==> flow/design.v <==
module CRC(
input           clk,         
input           rst_n,       
input  [23:0]   Din,         
input           valid,       
input  [15:0]   size,        
output [14:0]   checksum,    
output          done         
);
reg [5:0] shift_count;       
reg [5:0] limit;             
wire [1:0] extra;            
wire [4:0] offset;           
wire finish;                 
reg [15:0] crc;                                    
localparam [15:0] polynomial = 16'b1100010110011001;      
reg CS, NS;
parameter IDLE = 1'b0, FIND = 1'b1;
always @(posedge clk or negedge rst_n)
begin
 if(~rst_n)
  CS <= IDLE;
 else CS <= NS;
end
always @(posedge clk)
begin
 case(CS)
  IDLE:
  begin
   crc <= (valid) ? (Din >> offset) : 16'hffff;             
   shift_count <= 0;
  end
  FIND:
  begin
  if(crc[15] == 1'b0)                                              
  begin                                                            
   if(shift_count < offset)                                        
    crc <= {crc[14:0],Din[offset - (shift_count + 6'd1)]};            
   else crc <= crc << 1;
   shift_count <= shift_count + 6'd1;
  end
  else crc <= crc ^ polynomial;                                    
  end
 endcase
end
always @(*)
begin
 limit = 6'd15 + offset;
 case(CS)
  IDLE:
  begin
   if(valid)
    NS = FIND;
   else NS = IDLE;
  end
  FIND:
  begin
   if(finish)
    NS = IDLE;
   else NS = FIND;
  end
  default: NS = IDLE;
 endcase
end
assign extra = size[2:0] - 3'd2;
assign offset = {extra, 3'b000};
assign finish = ((shift_count == limit) && (crc[15] == 1'b0)) ? 1'b1 : 1'b0;
assign done = (CS == FIND) && finish;
assign checksum = crc[14:0];
endmodule
## Reports on CRC

Each step is given for the RTL above and for the edited RTL.
"before" refers to lines of the RTL above, "after" to lines of the edited file.
"change": "after" minus "before" as printed here. "relative change": 100 x difference / "before".
Not given: --

- Top module: CRC
- Clock: clk
- Library: sky130hd
- Timing corner: tt_025C_1v80

## The edit

Unified diff, file above to edited file.
The edit is scripted: it alters the design's behaviour and was not made to optimise anything.

```diff
@@ -54,10 +54,4 @@
    else NS = IDLE;
   end
-  FIND:
-  begin
-   if(finish)
-    NS = IDLE;
-   else NS = FIND;
-  end
   default: NS = IDLE;
  endcase
```

## Elaborated design

Yosys after proc, flatten, opt, wreduce and memory -nomap, before mapping. Memory bits, and registers merged into a memory's read port (data or address), are not among the register bits. Print and check cells are not counted. Equal cells are merged and count once.

Storage and ports:

| item | before | after | change | relative change (%) |
|---|---|---|---|---|
| register bits after elaboration | 23 | 23 | 0 | 0.00 |
| output and inout port bits | 16 | 16 | 0 | 0.00 |

Operators by class:

| item | before | after | change | relative change (%) |
|---|---|---|---|---|
| $add $sub $neg | 4 | 4 | 0 | 0.00 |
| order comparisons | 1 | 1 | 0 | 0.00 |
| eq/ne operators | 2 | 2 | 0 | 0.00 |
| shifts and indexed selects | 2 | 2 | 0 | 0.00 |
| multiplexer cells | 10 | 9 | -1 | -10.00 |
| bitwise operators | 3 | 3 | 0 | 0.00 |
| reductions and logical operators | 2 | 2 | 0 | 0.00 |

Operators by type and width:

| cell | before | after | change | relative change (%) |
|---|---|---|---|---|
| case mux 1 bit (select 2 bit) | 1 | 0 | -1 | -100.00 |

Unchanged operator kinds not shown: 17.

## Longest topological paths

Yosys ltp: most cells in a row. Word level: on the elaborated netlist, between registers, memories and ports. Mapped: between sequential cells and ports; inverters and the memories' decode and read muxes count.

Depth:

| item | before | after | change | relative change (%) |
|---|---|---|---|---|
| depth after elaboration | 7 | 6 | -1 | -14.29 |
| ABC_AREA | 0 | 0 | -- | -- |
| gate-level depth with buffers | 9 | 10 | +1 | +11.11 |
| depth with buffers taken out | 8 | 9 | +1 | +12.50 |

## After synthesis

Source: synth_stat.txt of the flow (Yosys; design flattened, memories mapped). It holds for the ABC_AREA given above (unset counts as 0); a run with the other value may have another netlist.

Synthesis totals:

| item | before | after | change | relative change (%) |
|---|---|---|---|---|
| standard cells after synthesis | 193 | 189 | -4 | -2.07 |
| cell area after synthesis (µm²) | 1,813.0 | 1,800.5 | -12.5 | -0.69 |
| sequential part of the area (µm²) | 605.6 | 605.6 | 0.0 | 0.00 |
| flip-flop cells | 23 | 23 | 0 | 0.00 |

Cells by type:

| cell | before | after | change | relative change (%) |
|---|---|---|---|---|
| sky130_fd_sc_hd__nand3_1 | 7 | 2 | -5 | -71.43 |
| sky130_fd_sc_hd__o21ai_1 | 6 | 1 | -5 | -83.33 |
| sky130_fd_sc_hd__mux4_2 | 5 | 1 | -4 | -80.00 |
| sky130_fd_sc_hd__nand2b_1 | 2 | 6 | +4 | +200.00 |
| sky130_fd_sc_hd__mux4_1 | 1 | 5 | +4 | +400.00 |
| sky130_fd_sc_hd__o21ai_0 | 9 | 12 | +3 | +33.33 |
| sky130_fd_sc_hd__buf_2 | 5 | 2 | -3 | -60.00 |
| sky130_fd_sc_hd__nor3_1 | 1 | 4 | +3 | +300.00 |
| sky130_fd_sc_hd__nand2_1 | 17 | 15 | -2 | -11.76 |
| sky130_fd_sc_hd__nor2b_1 | 6 | 4 | -2 | -33.33 |
| sky130_fd_sc_hd__xnor2_1 | 4 | 6 | +2 | +50.00 |
| sky130_fd_sc_hd__xor2_1 | 4 | 2 | -2 | -50.00 |
| sky130_fd_sc_hd__inv_1 | 3 | 5 | +2 | +66.67 |
| sky130_fd_sc_hd__o22ai_1 | 2 | 0 | -2 | -100.00 |
| sky130_fd_sc_hd__a31oi_1 | 1 | 3 | +2 | +200.00 |
| sky130_fd_sc_hd__nand3b_1 | 0 | 2 | +2 | -- |
| sky130_fd_sc_hd__mux2i_1 | 14 | 15 | +1 | +7.14 |
| sky130_fd_sc_hd__a21oi_1 | 13 | 14 | +1 | +7.69 |

Unchanged cell types not shown: 10.
Not every row of either side is listed.

## Timing after synthesis

Path of least setup slack by OpenSTA after synthesis, without wires, with an ideal clock, recovery checks aside; 20% of the period is set as input and as output delay. Where synthesis merged equal registers, the netlist keeps one of their names.

Timing path after synthesis:

| item | before | after | change | relative change (%) |
|---|---|---|---|---|
| path kind | input-to-output | input-to-output | -- | -- |
| start | input size[1] | input size[1] | -- | -- |
| end | output done | output done | -- | -- |
| period (ps) | 5,500 | 5,500 | 0 | 0.00 |
| input delay (ps) | 1,100 | 1,100 | 0 | 0.00 |
| external output delay (ps) | 1,100 | 1,100 | 0 | 0.00 |
| data arrival time (ps) | 2,309 | 2,274 | -35 | -1.52 |
| setup slack (ps) | 2,091 | 2,126 | +35 | -- |
| path delay (ps) | 1,209 | 1,174 | -35 | -2.89 |
| stages | 5 | 6 | +1 | +20.00 |
| path buffers | 1 | 1 | 0 | 0.00 |
| period reached after synthesis (ps) | 3,409 | 3,374 | -35 | -1.03 |

"path delay" is the arrival time less input delay plus setup time.
At an output port there is no setup time.
"stages" counts driving pins, that of a launching flip-flop among them; a cell with two outputs on the path counts twice.
"period reached after synthesis" = period - worst setup slack (recovery checks aside). The figure is calculated, with input and output delays left at 20% of the set period.
Between the ends stands the longest chain of elaborated cells between them, by number of cells; it is not shown to be the way that was timed. Of several equally long chains one is given.
A line is the first line of the expression or statement that the cell stems from. Yosys adds cells for indexed reads and writes and turns some case tables into memories.

Between the ends, after synthesis, before:
- Path through: sky130_fd_sc_hd__buf_2 > sky130_fd_sc_hd__inv_2 > sky130_fd_sc_hd__ha_1 > sky130_fd_sc_hd__xor2_1 > sky130_fd_sc_hd__nor4_1
- Cells in the longest elaborated chain: 6
- Elaborated cells between the ends (all ways): 6
- Source lines of those cells: 4
- Classes of those cells: add/sub (2); eq/ne (1); mux (1); reduce/logical (2)

RTL lines, path after synthesis, before:

| item | line | text |
|---|---|---|
| start, declared | 6 | `input  [15:0]   size,` |
| subtractor 2 bit | 65 | `assign extra = size[2:0] - 3'd2;` |
| adder 4 x 5 -> 6 bit | 48 | `limit = 6'd15 + offset;` |
| == test 6 bit | 67 | `assign finish = ((shift_count == limit) && (crc[15] == 1'b0)) ? 1'b1 : 1'b0;` |
| logical AND 1 bit | 67 |  |
| two-way mux 1 bit | 67 |  |
| logical AND 1 bit | 68 | `assign done = (CS == FIND) && finish;` |
| end, declared | 8 | `output          done` |

Between the ends, after synthesis, after:
- Path through: sky130_fd_sc_hd__buf_2 > sky130_fd_sc_hd__inv_1 > sky130_fd_sc_hd__ha_1 > sky130_fd_sc_hd__xnor2_1 > sky130_fd_sc_hd__nand2_1 > sky130_fd_sc_hd__nor4_1
- Cells in the longest elaborated chain: 6
- Elaborated cells between the ends (all ways): 6
- Source lines of those cells: 4
- Classes of those cells: add/sub (2); eq/ne (1); mux (1); reduce/logical (2)

RTL lines, path after synthesis, after:

| item | line | text |
|---|---|---|
| start, declared | 6 | `input  [15:0]   size,` |
| subtractor 2 bit | 59 | `assign extra = size[2:0] - 3'd2;` |
| adder 4 x 5 -> 6 bit | 48 | `limit = 6'd15 + offset;` |
| == test 6 bit | 61 | `assign finish = ((shift_count == limit) && (crc[15] == 1'b0)) ? 1'b1 : 1'b0;` |
| logical AND 1 bit | 61 |  |
| two-way mux 1 bit | 61 |  |
| logical AND 1 bit | 62 | `assign done = (CS == FIND) && finish;` |
| end, declared | 8 | `output          done` |

## Worst path after layout

From the final timing report of the runs of set A: the path of least setup slack in the routed layout; clock arrival at registers is part of the times.
The path's times are printed in steps of 10 ps; the period is the one set.

Timing path post-layout:

| item | before | after | change | relative change (%) |
|---|---|---|---|---|
| path kind | input-to-output | input-to-output | -- | -- |
| start | input size[0] | input size[1] | -- | -- |
| end | output done | output done | -- | -- |
| period (ps) | 5,500 | 5,500 | 0 | 0.00 |
| input delay (ps) | 1,100 | 1,100 | 0 | 0.00 |
| external output delay (ps) | 1,100 | 1,100 | 0 | 0.00 |
| data arrival time (ps) | 3,340 | 3,300 | -40 | -1.20 |
| setup slack (ps) | 1,060 | 1,100 | +40 | -- |
| stages | 6 | 8 | +2 | +33.33 |
| path buffers | 3 | 3 | 0 | 0.00 |

Between the ends stands the longest chain of elaborated cells between them, by number of cells; it is not shown to be the way that was timed. Of several equally long chains one is given.

Between the ends, post-layout, before:
- Path through: sky130_fd_sc_hd__clkdlybuf4s50_1 > sky130_fd_sc_hd__buf_4 > sky130_fd_sc_hd__ha_1 > sky130_fd_sc_hd__xor2_1 > sky130_fd_sc_hd__nor4_1 > sky130_fd_sc_hd__clkdlybuf4s50_1
- Cells in the longest elaborated chain: 6
- Elaborated cells between the ends (all ways): 6
- Source lines of those cells: 4
- Classes of those cells: add/sub (2); eq/ne (1); mux (1); reduce/logical (2)

RTL lines, path post-layout, before:

| item | line | text |
|---|---|---|
| start, declared | 6 | `input  [15:0]   size,` |
| subtractor 2 bit | 65 | `assign extra = size[2:0] - 3'd2;` |
| adder 4 x 5 -> 6 bit | 48 | `limit = 6'd15 + offset;` |
| == test 6 bit | 67 | `assign finish = ((shift_count == limit) && (crc[15] == 1'b0)) ? 1'b1 : 1'b0;` |
| logical AND 1 bit | 67 |  |
| two-way mux 1 bit | 67 |  |
| logical AND 1 bit | 68 | `assign done = (CS == FIND) && finish;` |
| end, declared | 8 | `output          done` |

Between the ends, post-layout, after:
- Path through: sky130_fd_sc_hd__clkdlybuf4s50_1 > sky130_fd_sc_hd__buf_4 > sky130_fd_sc_hd__inv_1 > sky130_fd_sc_hd__ha_1 > sky130_fd_sc_hd__xnor2_1 > sky130_fd_sc_hd__nand2_1 > sky130_fd_sc_hd__nor4_1 > sky130_fd_sc_hd__clkdlybuf4s50_1
- Cells in the longest elaborated chain: 6
- Elaborated cells between the ends (all ways): 6
- Source lines of those cells: 4
- Classes of those cells: add/sub (2); eq/ne (1); mux (1); reduce/logical (2)

RTL lines, path post-layout, after:

| item | line | text |
|---|---|---|
| start, declared | 6 | `input  [15:0]   size,` |
| subtractor 2 bit | 59 | `assign extra = size[2:0] - 3'd2;` |
| adder 4 x 5 -> 6 bit | 48 | `limit = 6'd15 + offset;` |
| == test 6 bit | 61 | `assign finish = ((shift_count == limit) && (crc[15] == 1'b0)) ? 1'b1 : 1'b0;` |
| logical AND 1 bit | 61 |  |
| two-way mux 1 bit | 61 |  |
| logical AND 1 bit | 62 | `assign done = (CS == FIND) && finish;` |
| end, declared | 8 | `output          done` |

## Measured runs

Runs of the flow (Yosys, OpenROAD) on both versions; the two runs of a pair have the same settings. The constraints put input and output delay at 20% of the set period each and load the outputs with 0.01 pF.

Settings, set A:
- CORE_UTILIZATION: 40
- period_ns: 5.5
- CAP_MARGIN: 20
- CORE_MARGIN: 2
- SLEW_MARGIN: 20

Results, set A:

| item | before | after | change | relative change (%) |
|---|---|---|---|---|
| cell area after synthesis (µm²) | 1,813.0 | 1,800.5 | -12.5 | -0.69 |
| full die area (µm²) | 5,087.3 | 5,053.8 | -33.5 | -0.66 |
| standard-cell area after routing (µm²) | 2,208.4 | 2,188.3 | -20.1 | -0.91 |
| post-layout utilization (%) | 50.7 | 50.3 | -0.4 | -- |
| worst slack on setup checks (ps) | 1,058 | 1,102 | +44 | -- |
| summed negative setup slack (ps) | 0 | 0 | 0 | -- |
| smallest hold slack (ps) | 474 | 510 | +36 | -- |
| power (W) | 0.001175 | 0.0005326 | -0.0006424 | -54.67 |
| achieved period (ps) | 4,442 | 4,398 | -44 | -0.99 |

Settings, set B:
- CORE_UTILIZATION: 44
- GPL_ROUTABILITY_DRIVEN: 1
- PLACE_DENSITY_LB_ADDON: 0.2
- TNS_END_PERCENT: 70
- period_ns: 6.44
- CAP_MARGIN: 20
- CORE_MARGIN: 2
- SLEW_MARGIN: 20

Results, set B:

| item | before | after | change | relative change (%) |
|---|---|---|---|---|
| cell area after synthesis (µm²) | 1,813.0 | 1,800.5 | -12.5 | -0.69 |
| full die area (µm²) | 4,649.9 | 4,619.9 | -30.0 | -0.65 |
| standard-cell area after routing (µm²) | 2,198.4 | 2,184.6 | -13.8 | -0.63 |
| post-layout utilization (%) | 55.4 | 55.0 | -0.4 | -- |
| worst slack on setup checks (ps) | 1,615 | 1,638 | +23 | -- |
| summed negative setup slack (ps) | 0 | 0 | 0 | -- |
| smallest hold slack (ps) | 498 | 533 | +35 | -- |
| power (W) | 0.001005 | 0.0004539 | -0.0005511 | -54.84 |
| achieved period (ps) | 4,825 | 4,802 | -23 | -0.48 |

"achieved period" means the clock period less the worst setup slack. The figure is calculated, with input and output delays left at 20% of the set period.
"power" rests on the timing tool's default activity at the inputs, not on a simulated workload.
